==> flow/design.v <==
`timescale 1ns/10ps
module mm_gcd (
    clock,
    reset,
    a,
    b,
    c,
    start,
    finished
);
input clock;
input reset;
input [31:0] a;
input [31:0] b;
output [31:0] c;
reg [31:0] c;
input start;
output finished;
reg finished;
reg [31:0] y;
reg [31:0] x;
always @(posedge clock) begin: MM_GCD_RTL
    if (reset == 0) begin
        y <= 0;
        x <= 0;
        finished <= 1;
        c <= 0;
    end
    else begin
        if (start) begin
            finished <= 1'b0;
            x <= a;
            y <= b;
        end
        else begin
            if ((y == 0)) begin
                finished <= 1'b1;
                c <= x;
            end
            else if ((x > y)) begin
                x <= (x - y);
            end
            else begin
                y <= (y - x);
            end
        end
    end
end
endmodule
# Step by step through the tools: mm_gcd
# The steps from the RTL of mm_gcd to its reports follow in flow order.
# Lines are those of the file above, counted from 1.
# Operators carry their Yosys type and port widths (W data, S select, Z words).
# The mark - stands for no value.
# setup
top_module	mm_gcd
clock	clock
library	sky130hd
lib_corner	tt_025C_1v80

# Word level
# Yosys after proc, flatten, opt, wreduce and memory -nomap, before mapping. Memory bits, and registers merged into a memory's read port (data or address), are not among the register bits. Print and check cells are not counted. Equal cells are merged and count once.
# bits
ff_bits	97
out_inout_bits	33
input_bits	67
# op_classes
cmp	1
add_sub_neg	2
n_eq	2
bitwise	1
muxes	8
n_reduce_logical	6
# ops
cell	count
$mux W32	6
$sub A32 B32 Y32	2
$gt A32 B32 Y1	1
$logic_not A32 Y1	1
$reduce_and A2 Y1	3
$ne A2 B2 Y1 const B	2
$reduce_bool A2 Y1	2
$mux W1	2
$not A1 Y1	1

# Logic depth
# Depth = most cells in a row (Yosys ltp): at word level without a register or memory, in the mapped netlist without a sequential cell, where the memories' decode and read muxes count.
# logic_depth
ltp_word	4
abc_area	0
mapped_depth	14
ltp_nobuf	12

# Netlist
# Source: synth_stat.txt of the flow (Yosys; design flattened, memories mapped). It holds for the ABC_AREA given above (unset counts as 0); a run with the other value may have another netlist.
# The area totals of this step are shown rounded.
# by_type
type	count
sky130_fd_sc_hd__dfxtp_1	97
sky130_fd_sc_hd__ha_1	63
sky130_fd_sc_hd__a21oi_1	127
sky130_fd_sc_hd__nand2_1	136
sky130_fd_sc_hd__xnor2_1	35
sky130_fd_sc_hd__inv_1	81
sky130_fd_sc_hd__o21ai_0	55
sky130_fd_sc_hd__a21o_1	26
sky130_fd_sc_hd__nor2_1	45
sky130_fd_sc_hd__xor2_1	19
sky130_fd_sc_hd__buf_2	28
sky130_fd_sc_hd__a22oi_2	10
sky130_fd_sc_hd__nand4_1	19
sky130_fd_sc_hd__a311oi_1	12
sky130_fd_sc_hd__clkbuf_1	26
sky130_fd_sc_hd__o21bai_1	13
sky130_fd_sc_hd__o211ai_1	12
sky130_fd_sc_hd__o21ai_2	10
# Not listed: further types 62, cells in them 183.
# mapped
stdcells	997
seqArea_mm2	0.00194
mapped_area_mm2	0.00763
flip_flops	97
n_buf	62

# Path before layout
# Path of least setup slack by OpenSTA after synthesis, without wires, with an ideal clock, recovery checks aside; 20% of the period is set as input and as output delay. Where synthesis merged equal registers, the netlist keeps one of their names.
# synth_path
path_kind	register to register
from	reg x[0]
to	reg y[18]
clock_period_ns	5.0
arrival_time_ns	2.779
setup_time_ns	0.067
path_delay_ns	2.846
driving_pins	15
setup_slack_ns	2.154
t_first_pin_ns	0.000
synth_period_reached_ns	2.846
# "path_delay_ns" is the arrival time less input delay plus setup time.
# "driving_pins" counts driving pins, that of a launching flip-flop among them; a cell with two outputs on the path counts twice.
# "synth_period_reached_ns" is the clock period less the worst setup slack; recovery checks do not enter. This is arithmetic on one report: input and output delays are still those of the set period (20% each).
# Between the ends stands the longest chain of elaborated cells between them, by number of cells; it is not shown to be the way that was timed. Of several equally long chains one is given.
# A line is the first line of the expression or statement that the cell stems from. Yosys adds cells for indexed reads and writes and turns some case tables into memories.
# At most two assigning lines are given for a register; there are more.
# synth_via
path_cell_list	sky130_fd_sc_hd__dfxtp_1 > sky130_fd_sc_hd__inv_1 > sky130_fd_sc_hd__ha_1 > sky130_fd_sc_hd__fa_1 > sky130_fd_sc_hd__nand2b_2 > sky130_fd_sc_hd__a21oi_2 > sky130_fd_sc_hd__o41a_4 > sky130_fd_sc_hd__a211oi_2 > sky130_fd_sc_hd__o21a_4 > sky130_fd_sc_hd__a21o_1 > sky130_fd_sc_hd__buf_6 > sky130_fd_sc_hd__a211oi_4 > sky130_fd_sc_hd__buf_8 > sky130_fd_sc_hd__a22oi_2 > sky130_fd_sc_hd__o21ai_2
elab_chain_cells	4
cells_between	7
classes_between	add/sub (1); compare (1); eq/ne (1); mux (3); reduce/logical (1)
# synth_rtl
item	line	rtl
from (decl)	21	reg [31:0] x;
from (assign)	32	x <= a;
from (assign)	41	x <= (x - y);
$sub A32 B32 Y32	44	y <= (y - x);
$mux W32	40	else if ((x > y)) begin
$mux W32	36	if ((y == 0)) begin
$mux W32	30	if (start) begin
to (assign)	33	y <= b;
to (assign)	44
to (decl)	20	reg [31:0] y;

# Worst path after layout
# From the final timing report of record 2: the path of least setup slack in the routed layout; clock arrival at registers is part of the times.
# layout_path
path_kind	register to register
from	reg y[19]
to	reg x[6]
driving_pins	11
setup_time_ns	0.11
arrival_time_ns	4.22
t_first_pin_ns	0.36
clock_period_ns	4.97
setup_slack_ns	1.00
# Between the ends stands the longest chain of elaborated cells between them, by number of cells; it is not shown to be the way that was timed. Of several equally long chains one is given.
# At most two assigning lines are given for a register; there are more.
# layout_via
path_cell_list	sky130_fd_sc_hd__dfxtp_1 > sky130_fd_sc_hd__inv_1 > sky130_fd_sc_hd__ha_1 > sky130_fd_sc_hd__and3_4 > sky130_fd_sc_hd__nand2_1 > sky130_fd_sc_hd__nor3_2 > sky130_fd_sc_hd__nand3_1 > sky130_fd_sc_hd__o31ai_1 > sky130_fd_sc_hd__a211o_1 > sky130_fd_sc_hd__nand2_1 > sky130_fd_sc_hd__a311oi_1
elab_chain_cells	4
cells_between	8
classes_between	compare (1); eq/ne (1); mux (3); reduce/logical (3)
# layout_rtl
item	line	rtl
from (decl)	20	reg [31:0] y;
from (assign)	33	y <= b;
from (assign)	44	y <= (y - x);
$gt A32 B32 Y1	40	else if ((x > y)) begin
$mux W32	40
$mux W32	36	if ((y == 0)) begin
$mux W32	30	if (start) begin
to (assign)	32	x <= a;
to (assign)	41	x <= (x - y);
to (decl)	21	reg [31:0] x;

# Module mm_gcd, platform sky130hd: 6 stored runs of the flow (Yosys, OpenROAD) with differing settings, in no particular order. Input and output delays are each 20% of the period that was set; the output load is 0.01 pF.
# "worst_path_allowed_less_slack_ns" = time allowed to the worst setup path (clock period - input delay - output delay, where it has them) - its slack; a late launch clock adds to it, a late capture clock takes from it.
# "fin_power_mw" is the tool's figure for a default switching activity; nothing was simulated.
# Measured values are rounded.
# Among the settings, . means not set for that run.
# Results: . = not shown.
stored run	ABC_AREA	CELL_PAD_IN_SITES_GLOBAL_PLACEMENT	CORE_UTILIZATION	CTS_CLUSTER_DIAMETER	CTS_CLUSTER_SIZE	GPL_ROUTABILITY_DRIVEN	GPL_TIMING_DRIVEN	MIN_ROUTING_LAYER	PLACE_DENSITY_LB_ADDON	SETUP_SLACK_MARGIN	period_ns	CAP_MARGIN	CORE_MARGIN	SLEW_MARGIN	MAX_ROUTING_LAYER	CELL_PAD_IN_SITES_DETAIL_PLACEMENT	HOLD_SLACK_MARGIN	TNS_END_PERCENT	synthArea_mm2	design_die_area_mm2	final_stdcell_area_mm2	util_pct	final_setup_ws_ns	tns_ns	ws_hold_ns	fin_power_mw	worst_path_allowed_less_slack_ns	worst_path_kind
record 1	1	1	67	73	12	0	1	met2	0.21	0.45	3.11	20	2	20	.	.	.	.	.	.	.	.	.	.	.	.	.	.
record 2	0	.	66	281	62	1	.	.	0.2	0.15	4.97	20	2	10	met4	.	.	.	0.00763	0.0124	0.00887	78.0	1.00	0.000	0.456	7.46	3.97	register to register
record 3	.	.	40	.	13	1	1	met2	0.16	0.58	6.59	30	2	20	met4	1	0.11	40	0.00763	0.0202	0.00905	48.4	2.45	0.000	0.456	5.96	4.14	register to register
record 4	1	1	56	376	71	.	0	met2	0.18	.	5.0	20	2	20	.	2	0.12	.	.	.	.	.	.	.	.	.	.	.
record 5	.	.	40	.	.	0	0	.	0.18	1.33	6.59	20	2	20	.	2	.	40	0.00763	0.0202	0.0092	49.2	2.42	0.000	0.468	6.58	4.17	register to register
record 6	.	.	40	.	.	0	.	.	.	.	6.59	20	2	20	.	.	.	.	0.00763	0.0202	0.00896	47.9	2.82	0.000	0.456	5.48	3.77	register to register
# Record 1: no final report: placement broke off with FLW-0024
# Record 4: no final report: placement broke off with FLW-0024
